==> flow/design.v <==
module timer_peripheral (
    input wire clk,
    input wire reset_n,
    input wire [15:0] addr,
    input wire [31:0] data_in,
    output reg [31:0] data_out,
    input wire write_enable,
    input wire read_enable,
    output reg interrupt,
    input wire interrupt_ack,
    output wire ready,
    output wire [7:0] timer_count
);
    reg [7:0] count_reg;
    reg [7:0] load_value;
    reg timer_enable;
    reg interrupt_enable;
    reg interrupt_flag;
    reg [15:0] prescaler;
    reg [15:0] prescaler_counter;
    localparam TIMER_COUNT_REG = 16'h0000;   
    localparam TIMER_LOAD_REG  = 16'h0004;   
    localparam TIMER_CTRL_REG  = 16'h0008;   
    localparam TIMER_CLEAR_REG = 16'h000C;   
    localparam TIMER_STATUS_REG = 16'h0010;  
    assign ready = 1'b1;
    assign timer_count = count_reg;
    always @(posedge clk or negedge reset_n) begin
        if (!reset_n) begin
            count_reg <= 8'h0F;            
            load_value <= 8'h0F;
            timer_enable <= 1'b1;          
            interrupt_enable <= 1'b1;      
            interrupt_flag <= 1'b0;
            prescaler <= 16'h00FF;         
            prescaler_counter <= 16'h0000;
            interrupt <= 1'b0;
            data_out <= 32'h00000000;
        end else begin
            if (timer_enable) begin
                if (prescaler_counter >= prescaler) begin
                    prescaler_counter <= 16'h0000;
                    if (count_reg == 8'h00) begin
                        interrupt_flag <= 1'b1;
                        if (interrupt_enable) begin
                            interrupt <= 1'b1;
                        end
                        count_reg <= load_value;  
                    end else begin
                        count_reg <= count_reg - 1'b1;
                    end
                end else begin
                    prescaler_counter <= prescaler_counter + 1'b1;
                end
            end
            if (interrupt_ack) begin
                interrupt <= 1'b0;
                interrupt_flag <= 1'b0;
            end
            if (read_enable) begin
                case (addr)
                    TIMER_COUNT_REG: begin
                        data_out <= {24'h000000, count_reg};
                    end
                    TIMER_LOAD_REG: begin
                        data_out <= {24'h000000, load_value};
                    end
                    TIMER_CTRL_REG: begin
                        data_out <= {30'h00000000, interrupt_enable, timer_enable};
                    end
                    TIMER_STATUS_REG: begin
                        data_out <= {31'h00000000, interrupt_flag};
                    end
                    default: begin
                        data_out <= 32'h00000000;
                    end
                endcase
            end else if (write_enable) begin
                case (addr)
                    TIMER_LOAD_REG: begin
                        load_value <= data_in[7:0];
                    end
                    TIMER_CTRL_REG: begin
                        timer_enable <= data_in[0];
                        interrupt_enable <= data_in[1];
                    end
                    TIMER_CLEAR_REG: begin
                        if (data_in[0]) begin
                            interrupt <= 1'b0;
                            interrupt_flag <= 1'b0;
                        end
                    end
                    default: begin
                    end
                endcase
                data_out <= 32'h00000000;
            end else begin
                data_out <= 32'h00000000;
            end
        end
    end
endmodule
module led_gpio_peripheral (
    input wire clk,
    input wire reset_n,
    input wire [15:0] addr,
    input wire [31:0] data_in,
    output reg [31:0] data_out,
    input wire write_enable,
    input wire read_enable,
    output reg [7:0] led_out,
    output wire ready
);
    reg [7:0] led_data_reg;
    reg [7:0] led_direction_reg;   
    reg [7:0] led_input_reg;       
    localparam LED_DATA_REG = 16'h0000;       
    localparam LED_DIR_REG  = 16'h0004;       
    localparam LED_INPUT_REG = 16'h0008;      
    assign ready = 1'b1;
    always @(posedge clk or negedge reset_n) begin
        if (!reset_n) begin
            led_data_reg <= 8'h00;
            led_direction_reg <= 8'hFF;     
            led_out <= 8'h00;
            data_out <= 32'h00000000;
            led_input_reg <= 8'h00;
        end else begin
            led_out <= led_data_reg & led_direction_reg;
            if (read_enable) begin
                case (addr)
                    LED_DATA_REG: begin
                        data_out <= {24'h000000, led_data_reg};
                    end
                    LED_DIR_REG: begin
                        data_out <= {24'h000000, led_direction_reg};
                    end
                    LED_INPUT_REG: begin
                        data_out <= {24'h000000, led_out};
                    end
                    default: begin
                        data_out <= 32'h00000000;
                    end
                endcase
            end else if (write_enable) begin
                case (addr)
                    LED_DATA_REG: begin
                        led_data_reg <= data_in[7:0];
                    end
                    LED_DIR_REG: begin
                        led_direction_reg <= data_in[7:0];
                    end
                    default: begin
                    end
                endcase
                data_out <= 32'h00000000;
            end else begin
                data_out <= 32'h00000000;
            end
        end
    end
endmodule
module memory_peripheral (
    input wire clk,
    input wire reset_n,
    input wire [15:0] addr,
    input wire [31:0] data_in,
    output reg [31:0] data_out,
    input wire write_enable,
    input wire read_enable,
    output wire ready
);
    reg [31:0] ram_memory [0:63];
    reg [5:0] ram_addr;
    integer i;   
    assign ready = 1'b1;
    always @(*) begin
        ram_addr = addr[7:2];   
    end
    always @(posedge clk or negedge reset_n) begin
        if (!reset_n) begin
            data_out <= 32'h00000000;
            for (i = 0; i < 64; i = i + 1) begin
                ram_memory[i] <= 32'h00000000;
            end
        end else begin
            if (write_enable) begin
                ram_memory[ram_addr] <= data_in;
                data_out <= 32'h00000000;   
            end else if (read_enable) begin
                data_out <= ram_memory[ram_addr];
            end else begin
                data_out <= 32'h00000000;
            end
        end
    end
    wire [31:0] mem_loc_0 = ram_memory[0];
    wire [31:0] mem_loc_1 = ram_memory[1];
    wire [31:0] mem_loc_2 = ram_memory[2];
    wire [31:0] mem_loc_3 = ram_memory[3];
endmodule
module soc_top (
    input wire clk,
    input wire reset_n,
    input wire [31:0] cpu_addr,
    input wire [31:0] cpu_data_out,
    input wire cpu_write_enable,
    input wire cpu_read_enable,
    input wire cpu_interrupt_ack,
    output wire [31:0] cpu_data_in,
    output wire [7:0] led_out,
    output wire timer_interrupt,
    output wire [7:0] timer_count,
    output wire [31:0] ram_data_out,
    output wire [7:0] ram_addr_debug
);
    wire timer_select;
    wire led_select;
    wire ram_select;
    wire [31:0] timer_data_out;
    wire timer_ready;
    wire [31:0] led_data_out;
    wire led_ready;
    wire [31:0] ram_data_out_int;
    wire ram_ready;
    assign timer_select = (cpu_addr[31:16] == 16'h4000);   
    assign led_select   = (cpu_addr[31:16] == 16'h4001);   
    assign ram_select   = (cpu_addr[31:16] == 16'h2000);   
    assign cpu_data_in = timer_select ? timer_data_out :
                        led_select   ? led_data_out :
                        ram_select   ? ram_data_out_int :
                        32'h00000000;
    timer_peripheral timer_inst (
        .clk(clk),
        .reset_n(reset_n),
        .addr(cpu_addr[15:0]),
        .data_in(cpu_data_out),
        .data_out(timer_data_out),
        .write_enable(cpu_write_enable & timer_select),
        .read_enable(cpu_read_enable & timer_select),
        .interrupt(timer_interrupt),
        .interrupt_ack(cpu_interrupt_ack),
        .ready(timer_ready),
        .timer_count(timer_count)
    );
    led_gpio_peripheral led_inst (
        .clk(clk),
        .reset_n(reset_n),
        .addr(cpu_addr[15:0]),
        .data_in(cpu_data_out),
        .data_out(led_data_out),
        .write_enable(cpu_write_enable & led_select),
        .read_enable(cpu_read_enable & led_select),
        .led_out(led_out),
        .ready(led_ready)
    );
    memory_peripheral ram_inst (
        .clk(clk),
        .reset_n(reset_n),
        .addr(cpu_addr[15:0]),
        .data_in(cpu_data_out),
        .data_out(ram_data_out_int),
        .write_enable(cpu_write_enable & ram_select),
        .read_enable(cpu_read_enable & ram_select),
        .ready(ram_ready)
    );
    assign ram_data_out = ram_data_out_int;
    assign ram_addr_debug = cpu_addr[7:0];
endmodule
---- From RTL to reports: soc_top ----
The steps from the RTL of soc_top to its reports follow in flow order.
Lines are those of the file above, counted from 1.
Cell names lack the library's common part.
The mark - stands for no value.
set-up
  top module .............................. soc_top
  clock input ............................. clk
  library ................................. sky130hd
  corner .................................. tt_025C_1v80

---- Word level ----
Yosys after proc, flatten, opt, wreduce and memory -nomap, before mapping. Enables and synchronous resets that opt folds into registers are not counted as muxes. Print and check cells are not counted. Equal cells are merged and count once.
word-level totals
  memory cells ............................ 0
  bits in registers ....................... 2204
  clocked read ports x word width ......... 0
  latch bits .............................. 0
  bits in read-only memories .............. 0
  bits in writable memories ............... 0
cells by class
  div/mod/pow operators ................... 0
  equality and inequality tests ........... 70
  $lt $le $gt $ge ......................... 1
  multiply operators ...................... 0
  shift-type cells ........................ 0
  add/sub/neg operators ................... 2
  reductions and logical operators ........ 72
  muxes and demuxes ....................... 29
  bitwise gates (word level) .............. 9
operator list
  cell                                                                 count
  case mux 32 bit (select 64 bit)                                      1
  2-to-1 mux 32 bit                                                    7
  equality test 6 bit (second input constant)                          32
  AND reduction 2 bit                                                  65
  equality test 6 x 5 -> 1 bit (second input constant)                 16
  equality test 6 x 4 -> 1 bit (second input constant)                 8
  equality test 16 x 15 -> 1 bit (second input constant)               2
  equality test 16 x 4 -> 1 bit (second input constant)                2
  case mux 8 bit (select 4 bit)                                        1
  equality test 6 x 3 -> 1 bit (second input constant)                 4
  case mux 8 bit (select 3 bit)                                        1
  2-to-1 mux 1 bit                                                     17
  adder 16 x 1 -> 16 bit (second input constant)                       1
  equality test 16 x 14 -> 1 bit (second input constant)               1
  equality test 16 x 3 -> 1 bit (second input constant)                1
  equality test 16 x 5 -> 1 bit (second input constant)                1
  greater-or-equal comparator 16 x 8 -> 1 bit (second input constant)  1
  zero test 16 bit                                                     1
  2-to-1 mux 16 bit                                                    1
  AND reduction 3 bit                                                  4
  equality test 6 x 2 -> 1 bit (second input constant)                 2
  subtractor 8 x 1 -> 8 bit (second input constant)                    1
  AND 8 bit                                                            1
  zero test 8 bit                                                      1
  2-to-1 mux 8 bit                                                     1
  AND 1 bit                                                            6
  equality test 6 x 1 -> 1 bit (second input constant)                 1
  zero test 6 bit                                                      1
  inverter 1 bit                                                       2

---- Logic depth ----
Longest topological path by Yosys (ltp), each cell counted once; first at word level (registers and memories cut), then after technology mapping (sequential cells cut; the memories' decode and read muxes count).
logic depth
  word-level depth ........................ 9
  ABC_AREA ................................ 1
  gate-level depth with buffers ........... 13

---- After synthesis ----
The flow's flattened synthesis, as Yosys stat reports it; memories are mapped. The netlist is that of the ABC_AREA named above (0 if unset); the other value can give another one.
The area totals of this step are shown rounded.
mapped netlist
  cells in the netlist .................... 11955
  chip area (Yosys) ....................... 0.0972 mm2
  flip-flop cells ......................... 2156
  sequential area ......................... 0.054 mm2
cell types
  cell      count  area in all (um2)
  dfrtp_1   2138   5.35E+04
  nand2_1   3818   1.43E+04
  o21ai_0   1573   7872.55
  nand3_1   1515   7.58E+03
  nor2_1    806    3.03E+03
  clkbuf_1  770    2.89E+03
  o21ai_1   546    2.73E+03
  nand4_1   197    1.23E+03
  buf_2     187    935.898
  nand3_4   45     788.256
  dfstp_2   18     472.954
  inv_1     125    469.2
  buf_1     70     262.752
  a21oi_1   47     235.226
  nand2_4   13     146.39
  clkinv_1  26     97.594
  buf_12    4      80.077
  buf_4     10     75.072
Not listed: further types 26, cells in them 47.

---- Timing after synthesis ----
Path of least setup slack by OpenSTA after synthesis, without wires, with an ideal clock, recovery checks aside; 20% of the period is set as input and as output delay. Where synthesis merged equal registers, the netlist keeps one of their names.
timing path post-synthesis
  path type ............................... input to output
  start point ............................. in cpu_addr[28]
  end point ............................... out cpu_data_in[0]
  path buffers ............................ 1
  arrival ................................. 3266 ps
  path slack .............................. 4734 ps
  launch time at the first pin ............ 2000 ps
  period .................................. 10000 ps
  path delay .............................. 1266 ps
  data required time ...................... 8000 ps
  stages on the path ...................... 5
  period reached after synthesis .......... 5266 ps
"path delay" is the arrival time less input delay plus setup time.
A path that ends at an output port has no setup time.
"stages on the path" counts driving pins, that of a launching flip-flop among them; a cell with two outputs on the path counts twice.
"period reached after synthesis" is the clock period less the worst setup slack; recovery checks do not enter. This is arithmetic on one report: input and output delays are still those of the set period (20% each).
Between the ends stands the longest chain of elaborated cells between them, by number of cells; it is not shown to be the way that was timed. Of several equally long chains one is given.
Each line given opens the expression or statement behind the cell; cells for indexed reads and writes are added by Yosys, which also makes memories of some case tables.
on the way, post-synthesis
  path through ............................ or2_2 -> nor4_4 -> clkbuf_1 -> nand3_1 -> nand3_1
  cells in the longest elaborated chain ... 4
  elaborated cells on any way between the ends .. 6
  RTL lines with such cells ............... 6
  those cells by class .................... 3 x eq/ne; 3 x mux
ends and longest elaborated chain, post-synthesis
  element                         RTL line  text
  from (decl)                     205       input wire [31:0] cpu_addr,
  equality test 16 x 14 -> 1 bit  228       assign ram_select   = (cpu_addr[31:16] == 16'h2000);
  2-to-1 mux 32 bit               231       ram_select   ? ram_data_out_int :
  2-to-1 mux 32 bit               230       led_select   ? led_data_out :
  2-to-1 mux 32 bit               229       assign cpu_data_in = timer_select ? timer_data_out :
  to (decl)                       210       output wire [31:0] cpu_data_in,

---- Path in the finished layout ----
Path of least setup slack in the final report of job 1 (OpenROAD, finished layout, wires in). Where an end is a register, its clock arrival counts in the times.
The report prints the path's times to 10 ps; the period is as set.
timing path after layout
  path type ............................... input to output
  start point ............................. in cpu_addr[19]
  end point ............................... out cpu_data_in[26]
  period .................................. 5590 ps
  arrival ................................. 3490 ps
  path slack .............................. 980 ps
  stages on the path ...................... 8
  launch time at the first pin ............ 1120 ps
  data required time ...................... 4470 ps
  path buffers ............................ 4
Between the ends stands the longest chain of elaborated cells between them, by number of cells; it is not shown to be the way that was timed. Of several equally long chains one is given.
on the way, after layout
  path through ............................ clkdlybuf4s50_1 -> or2_1 -> nor4_4 -> buf_4 -> nand2_4 -> buf_4 -> nor2_1 -> clkdlybuf4s50_1
  cells in the longest elaborated chain ... 4
  elaborated cells on any way between the ends .. 6
  RTL lines with such cells ............... 6
  those cells by class .................... 3 x eq/ne; 3 x mux
ends and longest elaborated chain, after layout
  element                         RTL line  text
  from (decl)                     205       input wire [31:0] cpu_addr,
  equality test 16 x 14 -> 1 bit  228       assign ram_select   = (cpu_addr[31:16] == 16'h2000);
  2-to-1 mux 32 bit               231       ram_select   ? ram_data_out_int :
  2-to-1 mux 32 bit               230       led_select   ? led_data_out :
  2-to-1 mux 32 bit               229       assign cpu_data_in = timer_select ? timer_data_out :
  to (decl)                       210       output wire [31:0] cpu_data_in,

==> runs of soc_top <==
soc_top through Yosys and OpenROAD on sky130hd: 3 stored runs, unordered, with their settings and measured results. The constraints put input and output delay at 20% of the set period each and load the outputs with 0.01 pF.
"time of the worst setup path": the worst setup path's part of the clock period (all of it between registers, 20% less for each end at a port) less its slack. A launch clock that arrives late makes it longer, a capture clock that arrives late makes it shorter.
"total power after layout" is the tool's figure for a default switching activity; nothing was simulated.
"time of the worst setup path" is known to 10 ps.
Measured values are rounded.

======== job 1 ========
==> flow/run.sh <==
#!/bin/bash
# the make line also repeats the synthesis and layout settings of config.mk as NAME=value (left out here)
make -C /OpenROAD-flow-scripts/flow DESIGN_CONFIG=/design/flow/config.mk WORK_HOME=/design/flow/orfs CLKGATE_MAP_FILE= finish
==> flow/config.mk <==
export PLATFORM = sky130hd
export DESIGN_NAME = soc_top
export DESIGN_NICKNAME = soc_top
export VERILOG_FILES = /design/flow/design.v
export SDC_FILE = /design/flow/constraint.sdc
export NUM_CORES = 4
export LEC_CHECK = 0
export ABC_AREA = 1
export CAP_MARGIN = 35
export CELL_PAD_IN_SITES_GLOBAL_PLACEMENT = 2
export CORE_MARGIN = 6
export CORE_UTILIZATION = 40
export CTS_CLUSTER_DIAMETER = 141
export CTS_CLUSTER_SIZE = 89
export GPL_TIMING_DRIVEN = 1
export PLACE_DENSITY_LB_ADDON = 0.11
export SLEW_MARGIN = 30
export TNS_END_PERCENT = 90
==> flow/constraint.sdc <==
create_clock -name core_clock -period 5.59 [get_ports {clk}]
set_input_delay 1.1180 -clock core_clock [delete_from_list [all_inputs] [get_ports {clk}]]
set_output_delay 1.1180 -clock core_clock [all_outputs]
set_load 0.01 [all_outputs]

-------- measured, job 1 --------
  total power after layout ................ 24600 uW
  worst slack on setup checks ............. 981 ps
  chip area in the Yosys report ........... 0.0972 mm2
  time of the worst setup path ............ 2370 ps
  worst path kind ......................... input to output
  die outline area ........................ 0.255 mm2
  standard-cell area of the final layout .. 0.104 mm2

======== job 2 ========
==> flow/run.sh <==
#!/bin/bash
# the make line also repeats the synthesis and layout settings of config.mk as NAME=value (left out here)
make -C /OpenROAD-flow-scripts/flow DESIGN_CONFIG=/design/flow/config.mk WORK_HOME=/design/flow/orfs CLKGATE_MAP_FILE= finish
==> flow/config.mk <==
export PLATFORM = sky130hd
export DESIGN_NAME = soc_top
export DESIGN_NICKNAME = soc_top
export VERILOG_FILES = /design/flow/design.v
export SDC_FILE = /design/flow/constraint.sdc
export NUM_CORES = 4
export LEC_CHECK = 0
export ABC_AREA = 1
export CAP_MARGIN = 20
export CORE_MARGIN = 2
export CORE_UTILIZATION = 49
export SLEW_MARGIN = 20
==> flow/constraint.sdc <==
create_clock -name core_clock -period 10.0 [get_ports {clk}]
set_input_delay 2.0000 -clock core_clock [delete_from_list [all_inputs] [get_ports {clk}]]
set_output_delay 2.0000 -clock core_clock [all_outputs]
set_load 0.01 [all_outputs]

-------- measured, job 2 --------
  total power after layout ................ 18100 uW
  worst slack on setup checks ............. 3160 ps
  chip area in the Yosys report ........... 0.0972 mm2
  time of the worst setup path ............ 2840 ps
  worst path kind ......................... input to output
  die outline area ........................ 0.202 mm2
  standard-cell area of the final layout .. 0.107 mm2

======== job 3 ========
==> flow/run.sh <==
#!/bin/bash
# the make line also repeats the synthesis and layout settings of config.mk as NAME=value (left out here)
make -C /OpenROAD-flow-scripts/flow DESIGN_CONFIG=/design/flow/config.mk WORK_HOME=/design/flow/orfs CLKGATE_MAP_FILE= finish
==> flow/config.mk <==
export PLATFORM = sky130hd
export DESIGN_NAME = soc_top
export DESIGN_NICKNAME = soc_top
export VERILOG_FILES = /design/flow/design.v
export SDC_FILE = /design/flow/constraint.sdc
export NUM_CORES = 4
export LEC_CHECK = 0
export ABC_AREA = 1
export CAP_MARGIN = 20
export CORE_MARGIN = 2
export CORE_UTILIZATION = 42
export CTS_CLUSTER_DIAMETER = 123
export MIN_ROUTING_LAYER = met1
export PLACE_DENSITY_LB_ADDON = 0.26
export SETUP_SLACK_MARGIN = 1.39
export SLEW_MARGIN = 20
==> flow/constraint.sdc <==
create_clock -name core_clock -period 4.98 [get_ports {clk}]
set_input_delay 0.9960 -clock core_clock [delete_from_list [all_inputs] [get_ports {clk}]]
set_output_delay 0.9960 -clock core_clock [all_outputs]
set_load 0.01 [all_outputs]

-------- measured, job 3 --------
  total power after layout ................ 36900 uW
  worst slack on setup checks ............. 1330 ps
  chip area in the Yosys report ........... 0.0972 mm2
  time of the worst setup path ............ 2660 ps
  worst path kind ......................... input to register
  die outline area ........................ 0.235 mm2
  standard-cell area of the final layout .. 0.11 mm2
